==> flow/design.v <==
module FIR_low_pass_filter(
	input clk,
	input rst,
	input [7:0]FIR_IN,
	output reg [16:0]FIR_OUT
);
reg[7:0] delay_pipeline1;
reg[7:0] delay_pipeline2;
reg[7:0] delay_pipeline3;
reg[7:0] delay_pipeline4;
reg[7:0] delay_pipeline5;
reg[7:0] delay_pipeline6;
reg[7:0] delay_pipeline7;
reg[7:0] delay_pipeline8;
reg[7:0] delay_pipeline9;
wire[7:0] coeff1 = 8'd7;	 
wire[7:0] coeff2 = 8'd5;
wire[7:0] coeff3 = 8'd51;
wire[7:0] coeff4 = 8'd135;
wire[7:0] coeff5 = 8'd179;
wire[7:0] coeff6 = 8'd135;
wire[7:0] coeff7 = 8'd51;
wire[7:0] coeff8 = 8'd5;
wire[7:0] coeff9 = 8'd7;
reg signed [16:0] multi_data1 ; 
reg signed [16:0] multi_data2 ;
reg signed [16:0] multi_data3 ;
reg signed [16:0] multi_data4 ;
reg signed [16:0] multi_data5 ;
reg signed [16:0] multi_data6 ;
reg signed [16:0] multi_data7 ;
reg signed [16:0] multi_data8 ;
reg signed [16:0] multi_data9 ;
always@(posedge clk or negedge rst)
if(!rst)
begin
	delay_pipeline1 <= 8'b0 ;
	delay_pipeline2 <= 8'b0 ;
	delay_pipeline3 <= 8'b0 ;
	delay_pipeline4 <= 8'b0 ;
	delay_pipeline5 <= 8'b0 ;
	delay_pipeline6 <= 8'b0 ;
	delay_pipeline7 <= 8'b0 ;
	delay_pipeline8 <= 8'b0 ;
	delay_pipeline9 <= 8'b0 ;
end
else
begin
	delay_pipeline1 <= FIR_IN;
	delay_pipeline2 <= delay_pipeline1 ;
	delay_pipeline3 <= delay_pipeline2 ;
	delay_pipeline4 <= delay_pipeline3 ;
	delay_pipeline5 <= delay_pipeline4 ;
	delay_pipeline6 <= delay_pipeline5 ;
	delay_pipeline7 <= delay_pipeline6 ;
	delay_pipeline8 <= delay_pipeline7 ;
	delay_pipeline9 <= delay_pipeline8 ;
end
always@(posedge clk or negedge rst)  
	if(!rst)
		multi_data1 <= 17'b0 ;
	else
		multi_data1 <= delay_pipeline1*coeff1 ;
always@(posedge clk or negedge rst)  
	if(!rst)
		multi_data2 <= 17'b0 ;
	else
		multi_data2 <= delay_pipeline2*coeff2 ;
always@(posedge clk or negedge rst)  
	if(!rst)
		multi_data3 <= 17'b0 ;
	else
		multi_data3 <= delay_pipeline3*coeff3 ;
always@(posedge clk or negedge rst)  
	if(!rst)
		multi_data4 <= 17'b0 ;
	else
		multi_data4 <= delay_pipeline4*coeff4 ;
always@(posedge clk or negedge rst)  
	if(!rst)
		multi_data5 <= 17'b0 ;
	else
		multi_data5 <= delay_pipeline5*coeff5 ;
always@(posedge clk or negedge rst)  
	if(!rst)
		multi_data6 <= 17'b0 ;
	else
		multi_data6 <= delay_pipeline6*coeff6 ;
always@(posedge clk or negedge rst)  
	if(!rst)
		multi_data7 <= 17'b0 ;
	else
		multi_data7 <= delay_pipeline7*coeff7 ;
always@(posedge clk or negedge rst)  
	if(!rst)
		multi_data8 <= 17'b0 ;
	else
		multi_data8 <= delay_pipeline8*coeff8 ;
always@(posedge clk or negedge rst)  
	if(!rst)
		multi_data9 <= 17'b0 ;
	else
		multi_data9 <= delay_pipeline9*coeff9 ;
always@(posedge clk or negedge rst)
	if(!rst)
		FIR_OUT <= 16'b0 ;
	else
		FIR_OUT <= multi_data1 + multi_data2 + multi_data3 + multi_data4 +multi_data5 + multi_data6 + multi_data7 + multi_data8 + multi_data9 ;
endmodule
---- From RTL to reports: FIR_low_pass_filter ----
Tool output for the design above, in the order of the flow.
Lines are those of the file above, counted from 1.
Operators: Yosys type, input widths -> output width; for muxes data width and select width s.
Cell names lack the library's common part.
Not given: --
inputs
  top module .............................. FIR_low_pass_filter
  clock input ............................. clk
  cell library ............................ sky130hd
  timing corner ........................... tt_025C_1v80

---- Word-level counts ----
Source: Yosys, flattened and elaborated, memories not mapped. Widths are those after wreduce; folded enables and synchronous resets count as part of the registers. Registers that Yosys merges into a memory's read port (data or address) are not register bits. Print and check cells do not count. Equal cells are merged and count once.
word-level totals
  register bits ........................... 209
  output and inout bits ................... 17
  elaborated cells ........................ 36
operators by class
  multipliers ............................. 9
  add/subtract/negate cells ............... 8
operators by type and width
  kind                  count
  $mul 8x8->16 const B  3
  $mul 8x6->14 const B  2
  $mul 8x3->11 const B  4
  $add 17x12->17        2
  $add 17x17->17        2
  $add 15x16->17        1
  $add 17x15->17        1
  $add 12x14->15        1
  $add 11x11->12        1

---- Depth ----
Longest topological path by Yosys (ltp), each cell counted once; first at word level (registers and memories cut), then after technology mapping (sequential cells cut; the memories' decode and read muxes count).
depth
  depth after elaboration ................. 8
  ABC_AREA ................................ 0
  depth in mapped cells ................... 17
  depth with buffers taken out ............ 17

---- Synthesis result ----
Yosys stat after the flow's synthesis: flattened, memories mapped to cells. It holds for the ABC_AREA given above (unset counts as 0); a run with the other value may have another netlist.
mapped netlist
  synthesis area .......................... 14521.4 um^2
  sequential part of the area ............. 4979.8 um^2
  mapped flip-flops ....................... 199
  mapped cells ............................ 1265
cells by type
  cell      count
  dfrtp_1   199
  fa_1      150
  ha_1      239
  inv_1     308
  xnor2_1   64
  a21oi_1   59
  xor2_1    19
  a21o_1    22
  o21ai_0   31
  nor2_1    40
  nand2_1   28
  o21bai_1  13
  o21a_1    10
  nor2b_1   10
  a211oi_1  6
  nand2b_1  7
  nor3_1    7
  o21ai_1   7
Not listed: further types 30, cells in them 46.

---- Timing after synthesis ----
OpenSTA on the mapped netlist: ideal clock, no wires. The path of least setup slack (recovery checks aside). Input and output delay are each 20% of the period. Register names are those of the netlist, which keeps one name where synthesis merged equal registers.
timing post-synthesis
  path kind ............................... reg-to-reg
  start ................................... register multi_data1[2]
  end ..................................... register FIR_OUT[16]
  clock period ............................ 7000 ps
  data required time ...................... 6875 ps
  buffers on the path ..................... 0
  arrival ................................. 4169 ps
  path delay .............................. 4294 ps
  setup time .............................. 125 ps
  driving pins on the path ................ 18
  path slack .............................. 2705 ps
  synthesis period reached ................ 4295 ps
"path delay" is the arrival time less input delay plus setup time.
"driving pins on the path" counts driving pins, that of a launching flip-flop among them; a cell with two outputs on the path counts twice.
"synthesis period reached" is the clock period less the worst setup slack; recovery checks do not enter. This is arithmetic on one report: input and output delays are still those of the set period (20% each).
Between the ends stands the longest chain of elaborated cells between them, by number of cells; it is not shown to be the way that was timed. Of several equally long chains one is given.
Each line given opens the expression or statement behind the cell; cells for indexed reads and writes are added by Yosys, which also makes memories of some case tables.
on the way, post-synthesis
  path through ............................ dfrtp_1 inv_1 fa_1 inv_1 fa_1 fa_1 inv_1 fa_1 inv_1 ha_1 inv_1 fa_1 nor2b_4 o31a_1 o41ai_4 or2_4 a41o_1 xnor2_1
  cells in the longest elaborated chain ... 8
  elaborated cells on any way between the ends .. 8
  source lines of those cells ............. 1
ends and longest elaborated chain, post-synthesis
  element                      RTL line  source
  start, assigned              61        multi_data1 <= 17'b0 ;
  start, assigned              63        multi_data1 <= delay_pipeline1*coeff1 ;
  $add 11x11->12               108       FIR_OUT <= multi_data1 + multi_data2 + multi_data3 + multi_data4 +multi_data5 + multi_data6 + multi_data7 + mu ...
  $add 12x14->15               108
  $add 15x16->17               108
  $add 17x17->17 (2 in a row)  108
  $add 17x15->17               108
  $add 17x12->17 (2 in a row)  108
  end, assigned                106       FIR_OUT <= 16'b0 ;
  end, assigned                108
  end, declared                5         output reg [16:0]FIR_OUT

---- Path in the finished layout ----
Path of least setup slack in the final report of flow run 1 (OpenROAD, finished layout, wires in). Where an end is a register, its clock arrival counts in the times.
The path's times are printed in steps of 10 ps; the period is the one set.
timing post-layout
  path kind ............................... reg-to-reg
  start ................................... register (no name shown)
  end ..................................... register FIR_OUT[14]
  buffers on the path ..................... 0
  arrival ................................. 5120 ps
  setup time .............................. 150 ps
  data required time ...................... 7280 ps
  driving pins on the path ................ 18
  clock period ............................ 7000 ps
  path slack .............................. 2160 ps
on the way, post-layout
  path through ............................ dfrtp_1 inv_1 fa_1 inv_1 fa_1 fa_1 inv_1 fa_1 inv_1 ha_1 inv_1 fa_1 nor2b_4 o31a_1 o41ai_4 or2_4 nor2_1 a211oi_1
ends and longest elaborated chain, post-layout
  element        RTL line  source
  end, assigned  106       FIR_OUT <= 16'b0 ;
  end, assigned  108       FIR_OUT <= multi_data1 + multi_data2 + multi_data3 + multi_data4 +multi_data5 + multi_data6 + multi_data7 + mu ...
  end, declared  5         output reg [16:0]FIR_OUT
No chain of elaborated cells between the ends is given.

==> results <==
Measured data: module FIR_low_pass_filter, platform sky130hd, 6 stored runs of the flow under differing settings, order arbitrary. Input and output delays are each 20% of the period that was set; the output load is 0.01 pF.
"time used up by the worst setup path": the worst setup path's part of the clock period (all of it between registers, 20% less for each end at a port) less its slack. A launch clock that arrives late makes it longer, a capture clock that arrives late makes it shorter.
"time used up by the worst setup path" is given in steps of 10 ps.

---- flow run 1 ----
settings
  CAP_MARGIN = 5
  CELL_PAD_IN_SITES_GLOBAL_PLACEMENT = 0
  CORE_MARGIN = 8
  CTS_CLUSTER_DIAMETER = 304
  CTS_CLUSTER_SIZE = 94
  GPL_ROUTABILITY_DRIVEN = 0
  GPL_TIMING_DRIVEN = 0
  MAX_ROUTING_LAYER = met4
  SETUP_SLACK_MARGIN = 1.49
  period_ns = 7.0
  CORE_UTILIZATION = 40
  SLEW_MARGIN = 20
results
  Yosys chip area after synthesis ......... 14521.4 um^2
  area of the die ......................... 42656.7 um^2
  post-route utilization .................. 0.449
  worst setup slack after layout .......... 2157 ps
  time used up by the worst setup path .... 4840 ps
  type of the worst setup path ............ reg-to-reg

---- flow run 2 ----
settings
  CAP_MARGIN = 5
  CELL_PAD_IN_SITES_GLOBAL_PLACEMENT = 0
  CORE_MARGIN = 6
  CTS_CLUSTER_DIAMETER = 304
  CTS_CLUSTER_SIZE = 94
  GPL_ROUTABILITY_DRIVEN = 0
  GPL_TIMING_DRIVEN = 0
  HOLD_SLACK_MARGIN = -0.08
  MAX_ROUTING_LAYER = met5
  SETUP_SLACK_MARGIN = 1.54
  SLEW_MARGIN = 10
  period_ns = 7.0
  CORE_UTILIZATION = 40
results
  Yosys chip area after synthesis ......... 14521.4 um^2
  area of the die ......................... 41020.4 um^2
  post-route utilization .................. 0.447
  worst setup slack after layout .......... 2134 ps
  time used up by the worst setup path .... 4870 ps
  type of the worst setup path ............ reg-to-reg

---- flow run 3 ----
settings
  CORE_UTILIZATION = 51
  period_ns = 4.56
  CAP_MARGIN = 20
  CORE_MARGIN = 2
  SLEW_MARGIN = 20
results
  Yosys chip area after synthesis ......... 14521.4 um^2
  area of the die ......................... 29839.1 um^2
  post-route utilization .................. 0.571
  worst setup slack after layout .......... 146 ps
  time used up by the worst setup path .... 4410 ps
  type of the worst setup path ............ reg-to-reg

---- flow run 4 ----
settings
  CAP_MARGIN = 30
  CELL_PAD_IN_SITES_GLOBAL_PLACEMENT = 1
  CORE_UTILIZATION = 17
  CTS_CLUSTER_SIZE = 84
  MAX_ROUTING_LAYER = met4
  PLACE_DENSITY_LB_ADDON = 0.04
  SLEW_MARGIN = 20
  TNS_END_PERCENT = 40
  period_ns = 6.3
  CORE_MARGIN = 2
results
  Yosys chip area after synthesis ......... 14521.4 um^2
  area of the die ......................... 87773.0 um^2
  post-route utilization .................. 0.198
  worst setup slack after layout .......... 1594 ps
  time used up by the worst setup path .... 4710 ps
  type of the worst setup path ............ reg-to-reg

---- flow run 5 ----
settings
  ABC_AREA = 1
  CAP_MARGIN = 0
  CELL_PAD_IN_SITES_DETAIL_PLACEMENT = 2
  CELL_PAD_IN_SITES_GLOBAL_PLACEMENT = 3
  CORE_UTILIZATION = 40
  CTS_CLUSTER_DIAMETER = 24
  CTS_CLUSTER_SIZE = 62
  GPL_ROUTABILITY_DRIVEN = 0
  GPL_TIMING_DRIVEN = 0
  MIN_ROUTING_LAYER = met2
  PLACE_DENSITY_LB_ADDON = 0.24
  period_ns = 7.26
  CORE_MARGIN = 2
  SLEW_MARGIN = 20
results
  Yosys chip area after synthesis ......... 15443.6 um^2
  area of the die ......................... 40196.2 um^2
  post-route utilization .................. 0.449
  worst setup slack after layout .......... 3137 ps
  time used up by the worst setup path .... 4120 ps
  type of the worst setup path ............ reg-to-reg

---- flow run 6 ----
settings
  ABC_AREA = 1
  CAP_MARGIN = 40
  CELL_PAD_IN_SITES_DETAIL_PLACEMENT = 2
  CELL_PAD_IN_SITES_GLOBAL_PLACEMENT = 3
  CORE_UTILIZATION = 40
  CTS_CLUSTER_DIAMETER = 24
  CTS_CLUSTER_SIZE = 62
  GPL_ROUTABILITY_DRIVEN = 0
  GPL_TIMING_DRIVEN = 0
  HOLD_SLACK_MARGIN = -0.06
  MIN_ROUTING_LAYER = met2
  PLACE_DENSITY_LB_ADDON = 0.24
  period_ns = 3.36
  CORE_MARGIN = 2
  SLEW_MARGIN = 20
results
  Yosys chip area after synthesis ......... 15443.6 um^2
  area of the die ......................... 40196.2 um^2
  post-route utilization .................. 0.476
  worst setup slack after layout .......... -573 ps
  time used up by the worst setup path .... 3930 ps
  type of the worst setup path ............ reg-to-reg
